==> flow/design.v <==
module LASER(
	CLK,
	RST,
	X,
	Y,
	C1X,
	C1Y,
	C2X,
	C2Y,
	DONE
);
input 		    CLK, RST;
input [3:0]         X, Y;
output reg	    DONE;
output reg [3:0]    C1X, C1Y, C2X, C2Y;
parameter    s_idle    = 'd0,
	     s_input   = 'd1,
	     s_circle1 = 'd2,
             s_circle2 = 'd3,
	     s_check   = 'd4,
	     s_output  = 'd5;
integer    i,j;
reg 	     map[0:15][0:15];
reg [2:0]    current_state, next_state;
reg [5:0]    cover_num1, best_num1, cover_num2, best_num2, previous_sum; 	
reg [6:0]    cnt, cnt1;
reg signed [4:0]    bias_x, bias_y;
reg signed [4:0]    cur_x, cur_y, cir1_x, cir1_y, cir2_x, cir2_y;
reg signed [4:0]    best_x1, best_y1, best_x2, best_y2;
reg signed [4:0]    last_x1, last_y1, last_x2, last_y2;
wire	convergence, search_finish, delay_flag;
wire    outside_x1, outside_y1, outside_x2, outside_y2;
wire signed[5:0]    dis1, dis2; 		
assign dis1 = (cur_x-cir1_x)*(cur_x-cir1_x) + (cur_y-cir1_y)*(cur_y-cir1_y);
assign dis2 = (cur_x-cir2_x)*(cur_x-cir2_x) + (cur_y-cir2_y)*(cur_y-cir2_y);
assign search_finish = (cnt == 'd63 && cnt1 == 'd80);
assign delay_flag = (cnt1 == 'd80);
assign convergence = (best_num1 + best_num2 <= previous_sum );
assign outside_x1 = (cir1_x + bias_x > 'd15 || cir1_x + bias_x < 0);
assign outside_y1 = (cir1_y + bias_y > 'd15 || cir1_y + bias_y < 0);
assign outside_x2 = (cir2_x + bias_x > 'd15 || cir2_x + bias_x < 0);
assign outside_y2 = (cir2_y + bias_y > 'd15 || cir2_y + bias_y < 0);
always@(posedge CLK) begin
        if(RST)	
            current_state <= s_idle;
        else	
	    current_state <= next_state;
end
always@(*) begin
        next_state = current_state;
        case(current_state)
            s_idle   : 			     next_state = s_input;
	    s_input  :  if(cnt == 'd39)	     next_state = s_circle1;
	    s_circle1:  if(search_finish)    next_state = s_circle2;
	    s_circle2:  if(search_finish)    next_state = s_check;
	    s_check  :  if(convergence)	     next_state = s_output;
	                else	             next_state = s_circle2;
	    s_output : 			     next_state = s_input;
        endcase
end
always@(posedge CLK) begin
        case(current_state)
            s_idle   :  if(RST)			       cnt <= 'd0;  
	    s_input  :  if(cnt == 'd39)		       cnt <= 'd0;
		        else 			       cnt <= cnt+1;
	    s_circle1:  if(next_state == s_circle2)    cnt <= 'd0;
		        else if(delay_flag)	       cnt <= cnt+1;
	    s_circle2:  if(next_state == s_check)      cnt <= 'd0;     
	                else if(delay_flag)	       cnt <= cnt+1;
	    s_output :				       cnt <= 'd0;					
        endcase
end
always@(posedge CLK) begin
        case(current_state)
            s_idle   :  if(RST)		  cnt1 <= 'd0;  
	    s_circle1:  if(delay_flag)    cnt1 <= 'd0;
	                else 		  cnt1 <= cnt1+1;
	    s_circle2:  if(delay_flag)	  cnt1 <= 'd0;
		        else 		  cnt1 <= cnt1+1;
	    s_output :			  cnt1 <= 'd0;
    endcase
end
always@(posedge CLK) begin
        case(current_state)
            s_idle   : if(RST)
		           for(i=0;i<16;i=i+1)
		               for(j=0;j<16;j=j+1)
		                   map[i][j] <= 'd0;
	    s_input  : map[X][Y] <= 'd1;
	    s_output : for(i=0;i<16;i=i+1)
		           for(j=0;j<16;j=j+1)
			       map[i][j] <= 'd0;		
        endcase
end
always@(posedge CLK) begin
	case(current_state)
		s_idle   : if(RST)    cur_x <= 0;
		s_circle1: 	      cur_x <= (outside_x1) ? 0 : cir1_x + bias_x;
		s_circle2:	      cur_x <= (outside_x2) ? 0 : cir2_x + bias_x;
		s_output : 	      cur_x <= 0;
	endcase
end
always@(posedge CLK) begin
	case(current_state)
		s_idle   : if(RST)    cur_y <= 0;
		s_circle1: 	      cur_y <= (outside_y1) ? 0 : cir1_y + bias_y;
		s_circle2:	      cur_y <= (outside_y2) ? 0 : cir2_y + bias_y;
		s_output : 	      cur_y <= 0;
	endcase
end
always@(posedge CLK) begin
	case(current_state)
	    s_idle   : 	if(RST)    
                            begin	
                                cir1_x <= 2; 			
                                cir1_y <= 0; 		 	
                            end
	    s_circle1:  if(delay_flag)			
			    begin	
			        if(cir1_x == 'd14)	
                                    begin	
                                        cir1_x <= 2; 			
                                        cir1_y <= cir1_y+2; 	
                                    end
			        else				
                                    begin	
                                        cir1_x <= cir1_x + 2;
				    end
			     end
			 else if(delay_flag)		
                             begin	
                                 cir1_x <= cir1_x + 2;
			     end 
	     s_check  :  if(!convergence)
		             begin   
                                 cir1_x <= best_x2;
		                 cir1_y <= best_y2;
		             end  
	     s_output :	 begin	
                             cir1_x <= 2; 			
                             cir1_y <= 0;
 			 end
	 endcase
end
always@(posedge CLK) begin
	case(current_state)
	    s_idle   : 	if(RST)					
                            begin
                                cir2_x <= 2; 			
                                cir2_y <= 0; 			
                            end
	    s_circle2:  if(delay_flag)
			    begin	
			        if(cir2_x == 'd14)	
                                    begin	
                                        cir2_x <= 2; 			
                                        cir2_y <= cir2_y+2;
                                    end
				else
				    begin
                                	cir2_x <= cir2_x + 2;
				    end
			     end
	    s_check  :  if(!convergence)
		            begin	
                                cir2_x <= 2; 			
                                cir2_y <= 0; 			
                            end
	    s_output :	
		        begin	
                            cir2_x <= 2; 			
                            cir2_y <= 0; 			
                        end
	endcase
end
always@(posedge CLK) begin
	case(current_state)
	    s_idle   :  if(RST)					
                            begin	
                                best_x1 <= 0; 
                                best_y1 <= 0; 												
                            end
	    s_circle1:  if(delay_flag)			
                            begin	
                                best_x1 <= (cover_num1 > best_num1) ? cir1_x : best_x1;
				best_y1 <= (cover_num1 > best_num1) ? cir1_y : best_y1;
                            end
	    s_check  :  if(!convergence)		
                            begin	
                                best_x1 <= best_x2;
			        best_y1 <= best_y2;										
                            end
	    s_output :							
                            begin	
                                best_x1 <= 0; 
				best_y1 <= 0; 												
                            end
	endcase
end
always@(posedge CLK) begin
	case(current_state)
            s_idle   : 	if(RST)					
                            begin
	                        best_x2 <= 0; 
				best_y2 <= 0;
 			    end
	    s_circle2:  if(delay_flag)			
                            begin
                         	best_x2 <= (cover_num2 > best_num2) ? cir2_x : best_x2;
				best_y2 <= (cover_num2 > best_num2) ? cir2_y : best_y2;
                            end 
	    s_output :	begin	
                            best_x2 <= 0; 
			    best_y2 <= 0; 	
                        end
	endcase
end
always@(posedge CLK) begin
	case(current_state)
	    s_idle   : if(RST) 					
                           bias_x <= -'d4;
	    s_circle1: if(bias_x == 'd4)
		           bias_x <= -'d4;
		       else
			   bias_x <= bias_x+1;
	    s_circle2: if(bias_x == 'd4)		
                           bias_x <= -'d4;
		       else	
			   bias_x <= bias_x+1;
	    s_output : bias_x <= -'d4;
	endcase
end
always@(posedge CLK) begin
	case(current_state)
	    s_idle   : if(RST) 					
                           bias_y <= -'d4;
	    s_circle1: if(delay_flag)			
                           bias_y <= -'d4;
		       else if(bias_x == 'd4)	
                           bias_y <= bias_y+1;	 			
	    s_circle2: if(delay_flag)			
                           bias_y <= -'d4;
		       else if(bias_x == 'd4)	
                           bias_y <= bias_y+1;	
	    s_output : bias_y <= -'d4;
	endcase
end
always@(posedge CLK) begin
	case(current_state)
	    s_idle   : if(RST) 												
                           cover_num1 <= 'd0;
	    s_circle1: if(delay_flag)										
                           cover_num1 <= 'd0;
		       else if(outside_x1 || outside_y1)					
                           cover_num1 <= cover_num1;
		       else if(dis1 <= 'sd16  && map[cur_x][cur_y] == 'd1)	
                           cover_num1 <= cover_num1+1;					 
	    s_output : 						 								
                       cover_num1 <= 'd0;
	endcase
end
always@(posedge CLK) begin
	case(current_state)
	    s_idle   : if(RST) 												
                           best_num1 <= 'd0;
	    s_circle1: if(delay_flag)										
                           best_num1 <= (cover_num1 > best_num1) ? cover_num1 : best_num1;					
	    s_check  : if(!convergence)										
                           best_num1 <= best_num2;		
	    s_output : 														
                           best_num1 <= 'd0;
	endcase
end
always@(posedge CLK) begin
	case(current_state)
	    s_idle   : if(RST) 												
                           cover_num2 <= 'd0;				
	    s_circle2: if(delay_flag)										
                           cover_num2 <= 'd0;
		       else if(outside_x2 || outside_y2)					
                           cover_num2 <= cover_num2;
		       else if(dis2 <= 'sd16  && map[cur_x][cur_y] == 'd1)	
                           cover_num2 <= (dis1 > 'sd16) ? cover_num2+1 : cover_num2;	
	    s_output : 														
                       cover_num2 <= 'd0;
	endcase
end
always@(posedge CLK) begin
	case(current_state)
	    s_idle   : if(RST) 												
                           best_num2 <= 'd0;				
	    s_circle2: if(delay_flag)										
                           best_num2 <= (cover_num2 > best_num2) ? cover_num2 : best_num2;
	    s_check	 : if(!convergence)										
                           best_num2 <= 'd0;
	    s_output : 														
                           best_num2 <= 'd0;
	endcase
end
always@(posedge CLK) begin
	case(current_state)
	    s_idle   : if(RST) 	           previous_sum <= 'd0;				
	    s_check  : if(!convergence)    previous_sum <= best_num1 + best_num2;	
	    s_output : 		           previous_sum <= 'd0;
	endcase
end
always@(posedge CLK) begin
	if(current_state == s_check && !convergence)
	begin
	    last_x1 <= best_x1;
	    last_y1 <= best_y1;
	    last_x2 <= best_x2;
	    last_y2 <= best_y2;
	end
	else if(current_state == s_output)
	begin
            last_x1 <= 'd0;
	    last_y1 <= 'd0;
	    last_x2 <= 'd0;
	    last_y2 <= 'd0;
	end
end
always@(posedge CLK) begin
	if(next_state == s_output)    DONE <= 'd1;
	else			      DONE <= 'd0;
end
always@(posedge CLK) begin
	if(next_state == s_output) 
	begin
	    C1X <= last_x1[3:0];
	    C1Y <= last_y1[3:0];
	    C2X <= last_x2[3:0];
	    C2Y <= last_y2[3:0];
	end
	else
	begin
	    C1X <= 'd0;
	    C1Y <= 'd0;
	    C2X <= 'd0;
	    C2Y <= 'd0;
	end
end
endmodule 
Reports on LASER
What the tools print for LASER, step after step. Line numbers count from 1 in the design file above. Operators carry their Yosys type and port widths (W data, S select, Z words). Library cell names are shortened. The mark - stands for no value.

Top: LASER. Clock: CLK. Standard-cell library: sky130hd. Library corner: tt_025C_1v80.

Word-level counts
Yosys after proc, flatten, opt, wreduce and memory -nomap, before mapping. Memory bits, and registers merged into a memory's read port (data or address), are not among the register bits. Print and check cells are not counted. Memory sizes are those after Yosys's memory passes, which may raise the word count (mostly to a power of two), join words into wider ones and drop unused or constant bits.

The entry for bitwise logic cells reads 7. The entry for multipliers reads 4. Under $add $sub $neg stands 27. For magnitude comparators the number is 14. For multiplexer cells the number is 93. For equal/unequal tests the number is 28. Reductions and logical operators: 35.

Operator list (number): $mul A6 B6 Y6 (4); $mux W5 (26); $pmux W5 S4 (6); $mux W6 (15); $mux W64 (1); $pmux W5 S3 (4); $pmux W6 S3 (3); $add A5 B5 Y6 (8); $pmux W6 S4 (2); $mux W7 (6); $mux W4 (10); $pmux W7 S5 (1); $mux W32 (1); $pmux W4 S4 (2); $reduce_and A5 Y1 (5); $sub A5 B5 Y6 (4); $lt A6 B1 Y1 const B (4); $gt A6 B4 Y1 const B (4); $pmux W7 S3 (1); $add A5 B3 Y5 const B (4); $add A6 B6 Y6 (3); $ne A2 B2 Y1 const B (8); $reduce_and A4 Y1 (4); $mux W16 (1); $mux W8 (2); $pmux W3 S5 (1); $add A7 B1 Y7 const B (2); $eq A7 B6 Y1 const B (2).

Other operator kinds: 32; their cells: 74.

Under output and inout port bits stands 17. The figure for RAM bits is 256. Under word-level cells stands 238. Under bits in registers stands 138. Under memories stands 1. The figure for bits of input ports is 10.

Memories: map (words 256, bits a word 1, RTL line 23) `reg map[0:15][0:15];`.

Logic depth
Yosys ltp: most cells in a row. Word level: on the elaborated netlist, between registers, memories and ports. Mapped: between sequential cells and ports; inverters and the memories' decode and read muxes count.

Under word-level depth stands 9. Under ABC_AREA stands 0. Under depth in mapped cells stands 25. The figure for depth with buffers taken out is 25.

After synthesis
Yosys stat after the flow's synthesis: flattened, memories mapped to cells. It holds for the ABC_AREA given above (unset counts as 0); a run with the other value may have another netlist.

The figure for sequential area is 8748.4 um^2. Synthesis area: 18377.6 um^2. For cell count the number is 1811. The figure for flip-flops is 384.

Cell types: dfxtp_1 (number 278, area in all 5.57E+03 um^2); edfxtp_1 (number 106, area in all 3.18E+03 um^2); mux4_2 (number 60, area in all 1.35E+03 um^2); o21ai_0 (number 248, area in all 1241.19 um^2); ha_1 (number 94, area in all 1.18E+03 um^2); nand2_1 (number 313, area in all 1.17E+03 um^2); xnor2_1 (number 55, area in all 481.712 um^2); fa_1 (number 20, area in all 400.384 um^2); a22o_1 (number 39, area in all 341.578 um^2); inv_1 (number 80, area in all 300.288 um^2); nor2_1 (number 78, area in all 292.781 um^2); clkbuf_1 (number 76, area in all 285.274 um^2); and2_1 (number 38, area in all 237.728 um^2); and3_1 (number 28, area in all 175.168 um^2); a21oi_1 (number 32, area in all 160.154 um^2); nand3_1 (number 32, area in all 160.154 um^2); xor2_1 (number 17, area in all 148.893 um^2); nor2b_1 (number 17, area in all 106.352 um^2).

Other cell types: 53; their cells: 200.

Path before layout
Source: OpenSTA report_checks on the synthesized netlist (no wires, ideal clock, input and output delay 20% of the period each), path of least setup slack; recovery checks are left aside. Register names are those of the netlist, which keeps one name where synthesis merged equal registers.

Kind: flip-flop to flip-flop. Start: register cur_x[1]. End: register cover_num1[0]. For launch time at the first pin the number is 0 ps. The entry for arrival time reads 5152 ps. Required time: 5640 ps. The entry for path slack reads 488 ps. For clock period the number is 6000 ps. The figure for stages is 22. Delay of the path: 5512 ps. For setup time the number is 360 ps. The entry for synthesis period reached reads 5512 ps.

"delay of the path" is the arrival time less input delay plus setup time. "stages" counts driving pins, that of a launching flip-flop among them; a cell with two outputs on the path counts twice. "synthesis period reached" is the clock period less the worst setup slack; recovery checks do not enter. This is arithmetic on one report: input and output delays are still those of the set period (20% each). Between the ends stands the longest chain of elaborated cells between them, by number of cells; it is not shown to be the way that was timed. Of several equally long chains one is given. Each line given opens the expression or statement behind the cell; cells for indexed reads and writes are added by Yosys, which also makes memories of some case tables. A register here has more assigning lines than the two given. The path ends at the enable pin of a flip-flop; only ways to that pin are counted.

Cell sequence: edfxtp_1 -> fa_1 -> a21o_1 -> a21oi_1 -> xnor2_1 -> nand2_1 -> fa_1 -> inv_1 -> ha_1 -> fa_1 -> ha_1 -> inv_1 -> fa_1 -> inv_1 -> ha_1 -> xnor2_1 -> xnor2_1 -> xnor2_1 -> xnor2_1 -> nor2_1 -> or3_1 -> o21bai_1. Under length of the longest elaborated chain stands 7. Elaborated cells on any way between the ends: 9. Classes of those cells: add/sub (3); mul (1); compare (1); eq/ne (1); reduce/logical (2); memory (1).

Ends and longest elaborated chain, post-synthesis: start, declared (RTL line 28) `reg signed [4:0]    cur_x, cur_y, cir1_x, cir1_y, cir2_x, cir2_y;`; start, assigned (RTL line 98) `s_circle1: cur_x <= (outside_x1) ? 0 : cir1_x + bias_x;`; start, assigned (RTL line 99) `s_circle2: cur_x <= (outside_x2) ? 0 : cir2_x + bias_x;`; $sub A5 B5 Y6 (RTL line 34) `assign dis1 = (cur_x-cir1_x)*(cur_x-cir1_x) + (cur_y-cir1_y)*(cur_y-cir1_y);`; $mul A6 B6 Y6 (RTL line 34); $add A6 B6 Y6 (RTL line 34); $le A6 B6 Y1 (RTL line 256) `else if(dis1 <= 'sd16 && map[cur_x][cur_y] == 'd1)`; $logic_and A1 B1 Y1 (RTL line 256); $ne A3 B3 Y1; $reduce_and A4 Y1; end, assigned (RTL line 255) `cover_num1 <= cover_num1;`; end, assigned (RTL line 257) `cover_num1 <= cover_num1+1;`; end, declared (RTL line 25).

Worst path after layout
Path of least setup slack in the final report of job 2 (OpenROAD, finished layout, wires in). Where an end is a register, its clock arrival counts in the times. The report prints the path's times to 10 ps; the period is as set.

Kind: flip-flop to flip-flop. Start: register cur_x[1]. End: register cover_num1[5]. For setup time the number is 310 ps. The entry for arrival time reads 5560 ps. The entry for path slack reads -1630 ps. For clock period the number is 3670 ps. Required time: 3940 ps. For launch time at the first pin the number is 570 ps. The figure for stages is 22.

Between the ends stands the longest chain of elaborated cells between them, by number of cells; it is not shown to be the way that was timed. Of several equally long chains one is given. A register here has more assigning lines than the two given. The path ends at the enable pin of a flip-flop; only ways to that pin are counted.

Cell sequence: edfxtp_1 -> fa_2 -> a21o_1 -> a21oi_2 -> xnor2_1 -> nand2_1 -> fa_1 -> inv_2 -> ha_4 -> fa_1 -> ha_1 -> inv_2 -> fa_1 -> inv_1 -> ha_2 -> xnor2_2 -> xnor2_1 -> xnor2_1 -> xnor2_1 -> nor2_2 -> or3_4 -> o21bai_4. Under length of the longest elaborated chain stands 7. Elaborated cells on any way between the ends: 9. Classes of those cells: add/sub (3); mul (1); compare (1); eq/ne (1); reduce/logical (2); memory (1).

Ends and longest elaborated chain, post-layout: start, declared (RTL line 28) `reg signed [4:0]    cur_x, cur_y, cir1_x, cir1_y, cir2_x, cir2_y;`; start, assigned (RTL line 98) `s_circle1: cur_x <= (outside_x1) ? 0 : cir1_x + bias_x;`; start, assigned (RTL line 99) `s_circle2: cur_x <= (outside_x2) ? 0 : cir2_x + bias_x;`; $sub A5 B5 Y6 (RTL line 34) `assign dis1 = (cur_x-cir1_x)*(cur_x-cir1_x) + (cur_y-cir1_y)*(cur_y-cir1_y);`; $mul A6 B6 Y6 (RTL line 34); $add A6 B6 Y6 (RTL line 34); $le A6 B6 Y1 (RTL line 256) `else if(dis1 <= 'sd16 && map[cur_x][cur_y] == 'd1)`; $logic_and A1 B1 Y1 (RTL line 256); $ne A3 B3 Y1; $reduce_and A4 Y1; end, assigned (RTL line 255) `cover_num1 <= cover_num1;`; end, assigned (RTL line 257) `cover_num1 <= cover_num1+1;`; end, declared (RTL line 25).

Subject: flow runs of LASER

Hi,

Stored flow runs of LASER (3 of them; Yosys, OpenROAD, sky130hd). They differ in their settings and are not a sequence. Constraints: input delay and output delay 20% of the set period each, output load 0.01 pF. "period achieved" = clock period - worst setup slack. The figure is calculated, with input and output delays left at 20% of the set period. By "time used up by the worst setup path" is meant the share of the clock period that the worst setup path is allowed (20% is reserved at inputs, 20% at outputs), minus its slack. Clock arrival times at its registers enter into it. "total power after layout" is the tool's figure for a default switching activity; nothing was simulated. "time used up by the worst setup path" is known to 10 ps.

Job 1 has these settings: CELL_PAD_IN_SITES_GLOBAL_PLACEMENT 2; CORE_UTILIZATION 70; CTS_CLUSTER_DIAMETER 117; GPL_TIMING_DRIVEN 1; SLEW_MARGIN 20; TNS_END_PERCENT 25; period_ns 10.0; CAP_MARGIN 20; CORE_MARGIN 2. Outcome: not finished: placement ended with error GPL-0301.

Job 2 has these settings: CAP_MARGIN 35; CELL_PAD_IN_SITES_DETAIL_PLACEMENT 0; CELL_PAD_IN_SITES_GLOBAL_PLACEMENT 2; CORE_UTILIZATION 29; CTS_CLUSTER_SIZE 67; PLACE_DENSITY_LB_ADDON 0.16; SETUP_SLACK_MARGIN 0.25; SLEW_MARGIN 10; period_ns 3.67; CORE_MARGIN 2. The worst hold slack after layout stands at 446 ps. The summed negative setup slack reads -19363 ps. The time used up by the worst setup path comes to 5300 ps. Worst path kind: flip-flop to flip-flop. The final design utilization comes to 35.7 %. The period achieved comes to 5296 ps. For the total power after layout the run shows 10266 uW. The total die area is 65400.4 um^2. The worst setup slack after layout is -1626 ps. The measured chip area in the Yosys report is 18377.6 um^2. For the standard-cell area after layout the run shows 22414.0 um^2.

Job 3 has these settings: period_ns 5.89; CAP_MARGIN 20; CORE_MARGIN 2; CORE_UTILIZATION 40; SLEW_MARGIN 20. The worst hold slack after layout stands at 448 ps. The measured chip area in the Yosys report is 18377.6 um^2. The time used up by the worst setup path comes to 5600 ps. Worst path kind: flip-flop to flip-flop. The total die area is 47674.5 um^2. The period achieved comes to 5595 ps. The worst setup slack after layout is 295 ps. The summed negative setup slack reads 0 ps. The final design utilization comes to 45.2 %. For the total power after layout the run shows 6222 uW. For the standard-cell area after layout the run shows 20523.4 um^2.

Regards
